==> flow/design.v <==
`timescale 1ns/1ps
module solution (
    input clk,
    input rst,
    input row_valid,
    input [281:0] row_data,
    output reg [63:0] splitters_hit,
    output reg done
);
    localparam WIDTH = 141;
    localparam HEIGHT = 142;
    localparam ROW_BITS = 282;
    reg [31:0] y;
    reg [WIDTH-1:0] active_mask;
    reg [ROW_BITS-1:0] current_row_data;
    wire [WIDTH-1:0] next_active;
    wire [15:0]      row_hit_count;  
    genvar i;
    wire [WIDTH-1:0] effective_active;
    wire [WIDTH-1:0] is_split;
    wire [WIDTH-1:0] beam_throwing_left;  
    wire [WIDTH-1:0] beam_throwing_right;  
    wire [WIDTH-1:0] beam_passing_down;    
    generate
        for (i=0; i<WIDTH; i=i+1) begin : cells
            wire [1:0] code = current_row_data[2*i+1 : 2*i];
            assign is_split[i] = (code == 2'd1);
            wire is_source = (code == 2'd2);
            assign effective_active[i] = active_mask[i] | is_source;
            assign beam_throwing_left[i]  = effective_active[i] & is_split[i];
            assign beam_throwing_right[i] = effective_active[i] & is_split[i];
            assign beam_passing_down[i]   = effective_active[i] & (~is_split[i]);
        end
    endgenerate
    generate
        for (i=0; i<WIDTH; i=i+1) begin : routing
            wire from_left;
            wire from_right;
            wire from_up;
            if (i == 0) assign from_left = 0;
            else assign from_left = beam_throwing_right[i-1];  
            if (i == WIDTH-1) assign from_right = 0;
            else assign from_right = beam_throwing_left[i+1];  
            assign from_up = beam_passing_down[i];
            assign next_active[i] = from_left | from_right | from_up;
        end
    endgenerate
    reg [15:0] pop_count;
    integer k;
    always @(*) begin
        pop_count = 0;
        for (k=0; k<WIDTH; k=k+1) begin
            if (effective_active[k] && is_split[k]) begin
                pop_count = pop_count + 1;
            end
        end
    end
    always @(posedge clk) begin
        if (rst) begin
            y <= 0;
            active_mask <= 0;
            splitters_hit <= 0;
            done <= 0;
        end else begin
            if (!done && row_valid) begin
                splitters_hit <= splitters_hit + pop_count;
                active_mask <= next_active;
                if (y == HEIGHT - 1) begin
                    done <= 1;
                end else begin
                    y <= y + 1;
                end
            end
        end
    end
    always @(*) begin
        current_row_data = row_data;
    end
endmodule
Memo
Re: synthesis data of solution

# Reports on solution

Each step is given for the RTL above and for the edited RTL.
Lines under "original" count in the file above, lines under "edited" in the edited file.
"change" is "edited" less "original", of the values as shown.
Operators: Yosys type, input widths -> output width; for muxes data width and select width s.
Library cell names are shortened.
A cell with - has no value.

Top: solution
Clock: clk
Library: sky130hd
Corner: tt_025C_1v80

# Edit of the RTL

Unified diff, file above to edited file.
This change comes from a script, not from a designer. The edited design behaves differently; no optimisation was intended.

```diff
@@ -29,5 +29,5 @@
             assign effective_active[i] = active_mask[i] | is_source;
             assign beam_throwing_left[i]  = effective_active[i] & is_split[i];
-            assign beam_throwing_right[i] = effective_active[i] & is_split[i];
+            assign beam_throwing_right[i] = effective_active[i] | is_split[i];
             assign beam_passing_down[i]   = effective_active[i] & (~is_split[i]);
         end
```

# After elaboration

Counts by Yosys on the flattened word-level netlist (proc, flatten, opt, wreduce; memories kept). Register bits leave out memories and registers merged into their read ports (data or address); mux counts leave out enables and synchronous resets folded into registers. Print and check cells are left out. Cells with the same type and inputs are merged into one.

Operators by class:

| item                             | original | edited | change |
| add/subtract/negate cells        | 142      | 142    | 0 |
| multiply operators               | 0        | 0      | 0 |
| divide/modulo/power cells        | 0        | 0      | 0 |
| order comparisons                | 0        | 0      | 0 |
| equal/unequal tests              | 283      | 283    | 0 |
| shift operators                  | 0        | 0      | 0 |
| mux-type cells                   | 141      | 141    | 0 |
| bitwise operators                | 845      | 984    | +139 |
| reductions and logical operators | 145      | 145    | 0 |

Operators with widths:

| cell        | original | edited | change |
| $or 1x1->1  | 421      | 561    | +140 |
| $and 1x1->1 | 282      | 281    | -1 |

Operator kinds equal on both sides are left out: 12.

Bit counts:

| item                            | original | edited | change |
| flip-flop bits (word level)     | 238      | 238    | 0 |
| bits in latches                 | 0        | 0      | 0 |
| RAM bits                        | 0        | 0      | 0 |
| memory bits (read-only)         | 0        | 0      | 0 |
| word width x clocked read ports | 0        | 0      | 0 |
| memories                        | 0        | 0      | 0 |
| output and inout bits           | 65       | 65     | 0 |
| word-level cells                | 1560     | 1699   | +139 |

# Depth

Depth = most cells in a row (Yosys ltp): at word level without a register or memory, in the mapped netlist without a sequential cell, where the memories' decode and read muxes count.

Depth:

| item                    | original | edited | change |
| depth after elaboration | 285      | 285    | 0 |
| ABC_AREA                | 0        | 0      | - |
| depth in mapped cells   | 471      | 478    | +7 |

# Mapped cells and area

Source: synth_stat.txt of the flow (Yosys; design flattened, memories mapped). It holds for the ABC_AREA given above (unset counts as 0); a run with the other value may have another netlist.

Cell types:

| cell     | original | edited | change |
| nor3_1   | 219      | 477    | +258 |
| nor2b_1  | 223      | 72     | -151 |
| maj3_1   | 11       | 151    | +140 |
| a311oi_1 | 136      | 10     | -126 |
| nand3_1  | 266      | 389    | +123 |
| nor2_1   | 958      | 840    | -118 |
| o22ai_1  | 141      | 41     | -100 |
| nand2b_1 | 171      | 74     | -97 |
| nand2_1  | 850      | 756    | -94 |
| nor3b_1  | 61       | 155    | +94 |
| or2_2    | 134      | 68     | -66 |
| clkbuf_1 | 157      | 96     | -61 |
| o21ai_0  | 295      | 241    | -54 |
| inv_1    | 290      | 339    | +49 |
| xnor2_1  | 893      | 861    | -32 |
| mux2i_1  | 109      | 80     | -29 |
| a31oi_1  | 103      | 77     | -26 |
| buf_1    | 31       | 9      | -22 |

Cell types equal on both sides are left out: 17.
Not every row of either side is listed.

Synthesis totals:

| item                            | original  | edited    | change |
| cell count                      | 7969      | 7798      | -171 |
| cell area after synthesis (mm²) | 0.0580369 | 0.058351  | +0.0003141 |
| sequential area (mm²)           | 0.0047646 | 0.0047646 | 0.0000000 |
| flip-flop cells                 | 238       | 238       | 0 |

# Timing after synthesis

Path of least setup slack by OpenSTA after synthesis, without wires, with an ideal clock, recovery checks aside; 20% of the period is set as input and as output delay. Where synthesis merged equal registers, the netlist keeps one of their names.

Timing post-synthesis:

| item                                | original              | edited                | change |
| kind                                | input to register     | input to register     | - |
| from                                | in row_data[3]        | in row_data[3]        | - |
| to                                  | reg splitters_hit[58] | reg splitters_hit[60] | - |
| clock period (ns)                   | 100.0                 | 100.0                 | 0.0 |
| external input delay (ns)           | 20.000                | 20.000                | 0.000 |
| time at the first pin (ns)          | 20.000                | 20.000                | 0.000 |
| data arrival time (ns)              | 100.190               | 101.833               | +1.643 |
| data required time (ns)             | 99.872                | 99.872                | 0.000 |
| path slack (ns)                     | -0.317                | -1.961                | -1.644 |
| delay of the path (ns)              | 80.318                | 81.961                | +1.643 |
| stages on the path                  | 454                   | 468                   | +14 |
| period reached after synthesis (ns) | 100.317               | 101.961               | +1.644 |

"delay of the path" = arrival - input delay + setup time.
"stages on the path" counts driving pins, that of a launching flip-flop among them; a cell with two outputs on the path counts twice.
"period reached after synthesis" is the clock period less the worst setup slack; recovery checks do not enter. This is arithmetic on one report: input and output delays are still those of the set period (20% each).
Between the ends stands the longest chain of elaborated cells between them, by number of cells; it is not shown to be the way that was timed. Of several equally long chains one is given.
A line is the first line of the expression or statement that the cell stems from. Yosys adds cells for indexed reads and writes and turns some case tables into memories.

On the way, post-synthesis, original:
Cells stage by stage: nand3b_1 -> ha_1 -> inv_1 -> xnor3_2 -> ha_1 -> nor4bb_1 -> a21oi_1 -> ha_1 -> nor4bb_1 -> a21o_1 -> a31oi_1 -> xnor2_1 -> a21oi_1 -> ha_1 -> or4bb_1 -> o311ai_1 -> a22oi_1 -> ha_1 -> (+418 left out) -> nand3b_1 -> nand2_1 -> xor2_1 -> or3_1 -> or3_1 -> a21oi_1 -> xnor3_1 -> ha_1 -> o21ai_0 -> a21oi_1 -> nand4_1 -> nor3_1 -> and3_1 -> clkbuf_1 -> nor2b_1 -> nand4_1 -> xor2_1 -> nor2_1
Cells in the longest elaborated chain: 283

RTL lines, path post-synthesis, original:

| item              | RTL line | RTL |
| from (decl)       | 6        | `input [281:0] row_data,` |
| $eq 2x2->1        | 28       | `wire is_source = (code == 2'd2);` |
| $or 1x1->1        | 29       | `assign effective_active[i] = active_mask[i] \| is_source;` |
| $logic_and 1x1->1 | 53       | `if (effective_active[k] && is_split[k]) begin` |
| $mux 16           | 53       |  |
| $add 16x1->16     | 54       | `pop_count = pop_count + 1;` |
| $mux 16           | 53       |  |
| $add 16x1->16     | 54       |  |
| (+269 left out)   | -        |  |
| $add 16x1->16     | 54       |  |
| $mux 16           | 53       |  |
| $add 16x1->16     | 54       |  |
| $mux 16           | 53       |  |
| $add 16x1->16     | 54       |  |
| $mux 16           | 53       |  |
| $add 64x16->64    | 66       | `splitters_hit <= splitters_hit + pop_count;` |
| to (assign)       | 62       | `splitters_hit <= 0;` |
| to (assign)       | 66       |  |
| to (decl)         | 7        | `output reg [63:0] splitters_hit,` |

On the way, post-synthesis, edited:
Cells stage by stage: nand3b_1 -> inv_2 -> ha_1 -> buf_6 -> xnor2_2 -> inv_1 -> ha_1 -> o21ai_1 -> or2_2 -> nand2_1 -> ha_1 -> and4b_1 -> a21oi_1 -> inv_1 -> ha_1 -> xnor2_1 -> a31oi_1 -> o21ai_0 -> (+432 left out) -> a21oi_1 -> and4b_1 -> xnor3_1 -> ha_1 -> o21ai_0 -> a21oi_1 -> and2_1 -> nand3_1 -> nor2_1 -> and2_1 -> nor3b_1 -> nor2b_1 -> and3_1 -> nor2b_1 -> and3_1 -> nand4_1 -> xor2_1 -> nor2_1
Cells in the longest elaborated chain: 283

RTL lines, path post-synthesis, edited:

| item              | RTL line | RTL |
| from (decl)       | 6        | `input [281:0] row_data,` |
| $eq 2x2->1        | 28       | `wire is_source = (code == 2'd2);` |
| $or 1x1->1        | 29       | `assign effective_active[i] = active_mask[i] \| is_source;` |
| $logic_and 1x1->1 | 53       | `if (effective_active[k] && is_split[k]) begin` |
| $mux 16           | 53       |  |
| $add 16x1->16     | 54       | `pop_count = pop_count + 1;` |
| $mux 16           | 53       |  |
| $add 16x1->16     | 54       |  |
| (+269 left out)   | -        |  |
| $add 16x1->16     | 54       |  |
| $mux 16           | 53       |  |
| $add 16x1->16     | 54       |  |
| $mux 16           | 53       |  |
| $add 16x1->16     | 54       |  |
| $mux 16           | 53       |  |
| $add 64x16->64    | 66       | `splitters_hit <= splitters_hit + pop_count;` |
| to (assign)       | 62       | `splitters_hit <= 0;` |
| to (assign)       | 66       |  |
| to (decl)         | 7        | `output reg [63:0] splitters_hit,` |

# Timing after layout

From the final timing report of the runs of pair A: the path of least setup slack in the routed layout; clock arrival at registers is part of the times.

Timing after layout:

| item                       | original              | edited                | change |
| kind                       | input to register     | input to register     | - |
| from                       | in row_data[0]        | in row_data[5]        | - |
| to                         | reg splitters_hit[63] | reg splitters_hit[59] | - |
| clock period (ns)          | 100.0                 | 100.0                 | 0.0 |
| external input delay (ns)  | 20.00                 | 20.00                 | 0.00 |
| time at the first pin (ns) | 20.00                 | 20.00                 | 0.00 |
| data arrival time (ns)     | 96.12                 | 96.94                 | +0.82 |
| data required time (ns)    | 100.48                | 100.49                | +0.01 |
| path slack (ns)            | 4.36                  | 3.56                  | -0.80 |
| stages on the path         | 472                   | 478                   | +6 |

Between the ends stands the longest chain of elaborated cells between them, by number of cells; it is not shown to be the way that was timed. Of several equally long chains one is given.

On the way, after layout, original:
Cells stage by stage: clkdlybuf4s50_1 -> nand3b_1 -> buf_4 -> ha_1 -> nand4b_1 -> o21ai_1 -> xor2_1 -> nand2_1 -> nand2_2 -> ha_4 -> nor4bb_4 -> a21oi_2 -> ha_4 -> nor4bb_4 -> a21o_1 -> a31oi_1 -> xnor2_1 -> a21oi_1 -> (+436 left out) -> a21oi_1 -> o21bai_1 -> a21oi_2 -> o21bai_1 -> a21oi_2 -> o21bai_1 -> a21oi_2 -> o21ai_1 -> buf_4 -> and3_4 -> nand3_2 -> nor3_2 -> nand3_1 -> nor2_1 -> buf_4 -> nand4_1 -> xor2_1 -> nor2_1
Cells in the longest elaborated chain: 285

RTL lines, path after layout, original:

| item              | RTL line | RTL |
| from (decl)       | 6        | `input [281:0] row_data,` |
| $eq 2x2->1        | 28       | `wire is_source = (code == 2'd2);` |
| $or 1x1->1        | 29       | `assign effective_active[i] = active_mask[i] \| is_source;` |
| $logic_and 1x1->1 | 53       | `if (effective_active[k] && is_split[k]) begin` |
| $mux 1            | 53       |  |
| $add 16x1->16     | 54       | `pop_count = pop_count + 1;` |
| $mux 16           | 53       |  |
| $add 16x1->16     | 54       |  |
| (+271 left out)   | -        |  |
| $add 16x1->16     | 54       |  |
| $mux 16           | 53       |  |
| $add 16x1->16     | 54       |  |
| $mux 16           | 53       |  |
| $add 16x1->16     | 54       |  |
| $mux 16           | 53       |  |
| $add 64x16->64    | 66       | `splitters_hit <= splitters_hit + pop_count;` |
| to (assign)       | 62       | `splitters_hit <= 0;` |
| to (assign)       | 66       |  |
| to (decl)         | 7        | `output reg [63:0] splitters_hit,` |

On the way, after layout, edited:
Cells stage by stage: clkdlybuf4s50_1 -> and3b_2 -> buf_4 -> xnor2_4 -> buf_12 -> xnor2_4 -> inv_2 -> ha_4 -> nand2_2 -> nand2_2 -> ha_4 -> and4b_1 -> a21oi_2 -> buf_4 -> buf_4 -> buf_4 -> buf_4 -> mux2i_1 -> (+442 left out) -> a21oi_2 -> o21bai_1 -> a21oi_2 -> o21bai_1 -> a21oi_2 -> o21ai_2 -> and3_4 -> and3_4 -> and4_4 -> nand3_4 -> nor2_4 -> nand2_2 -> nor2_2 -> and3_4 -> nor2b_4 -> nand3_2 -> or3_4 -> a21oi_2
Cells in the longest elaborated chain: 281

RTL lines, path after layout, edited:

| item              | RTL line | RTL |
| from (decl)       | 6        | `input [281:0] row_data,` |
| $eq 2x2->1        | 28       | `wire is_source = (code == 2'd2);` |
| $or 1x1->1        | 29       | `assign effective_active[i] = active_mask[i] \| is_source;` |
| $logic_and 1x1->1 | 53       | `if (effective_active[k] && is_split[k]) begin` |
| $mux 16           | 53       |  |
| $add 16x1->16     | 54       | `pop_count = pop_count + 1;` |
| $mux 16           | 53       |  |
| $add 16x1->16     | 54       |  |
| (+267 left out)   | -        |  |
| $add 16x1->16     | 54       |  |
| $mux 16           | 53       |  |
| $add 16x1->16     | 54       |  |
| $mux 16           | 53       |  |
| $add 16x1->16     | 54       |  |
| $mux 16           | 53       |  |
| $add 64x16->64    | 66       | `splitters_hit <= splitters_hit + pop_count;` |
| to (assign)       | 62       | `splitters_hit <= 0;` |
| to (assign)       | 66       |  |
| to (decl)         | 7        | `output reg [63:0] splitters_hit,` |

# Flow runs

Runs of the flow (Yosys, OpenROAD) on both versions; the two runs of a pair have the same settings. The constraints put input and output delay at 20% of the set period each and load the outputs with 0.01 pF.

Settings, pair A:
period_ns: 100.0
CAP_MARGIN: 20
CORE_MARGIN: 2
CORE_UTILIZATION: 40
SLEW_MARGIN: 20

Measured results, pair A:

| item                                | original  | edited    | change |
| chip area in the Yosys report (mm²) | 0.0580369 | 0.058351  | +0.0003141 |
| die size (mm²)                      | 0.148156  | 0.14895   | +0.000794 |
| std-cell area (final layout) (mm²)  | 0.0685407 | 0.0715724 | +0.0030317 |
| utilization after routing (%)       | 47.7      | 49.3      | +1.6 |
| setup slack of the worst path (ns)  | 4.364     | 3.555     | -0.809 |
| post-route setup TNS (ns)           | 0.000     | 0.000     | 0.000 |
| smallest hold slack (ns)            | 0.479     | 0.481     | +0.002 |
| clock period achieved (ns)          | 95.636    | 96.445    | +0.809 |

Settings, pair B:
CORE_MARGIN: 8
CORE_UTILIZATION: 49
CTS_CLUSTER_DIAMETER: 384
CTS_CLUSTER_SIZE: 24
PLACE_DENSITY: 0.79
SETUP_SLACK_MARGIN: -2.0
period_ns: 78.8
CAP_MARGIN: 20
SLEW_MARGIN: 20

Measured results, pair B:

| item                                | original  | edited    | change |
| chip area in the Yosys report (mm²) | 0.0580369 | 0.058351  | +0.0003141 |
| die size (mm²)                      | 0.129712  | 0.130382  | +0.000670 |
| std-cell area (final layout) (mm²)  | 0.0765409 | 0.0753185 | -0.0012224 |
| utilization after routing (%)       | 65.0      | 63.8      | -1.2 |
| setup slack of the worst path (ns)  | -10.988   | -12.338   | -1.350 |
| post-route setup TNS (ns)           | -648.813  | -718.589  | -69.776 |
| smallest hold slack (ns)            | 0.495     | 0.495     | 0.000 |
| clock period achieved (ns)          | 89.788    | 91.138    | +1.350 |

"clock period achieved" is the run's clock period less its worst setup slack. It is reckoned from that one timing run; input and output delays stay at 20% of the period that was set.
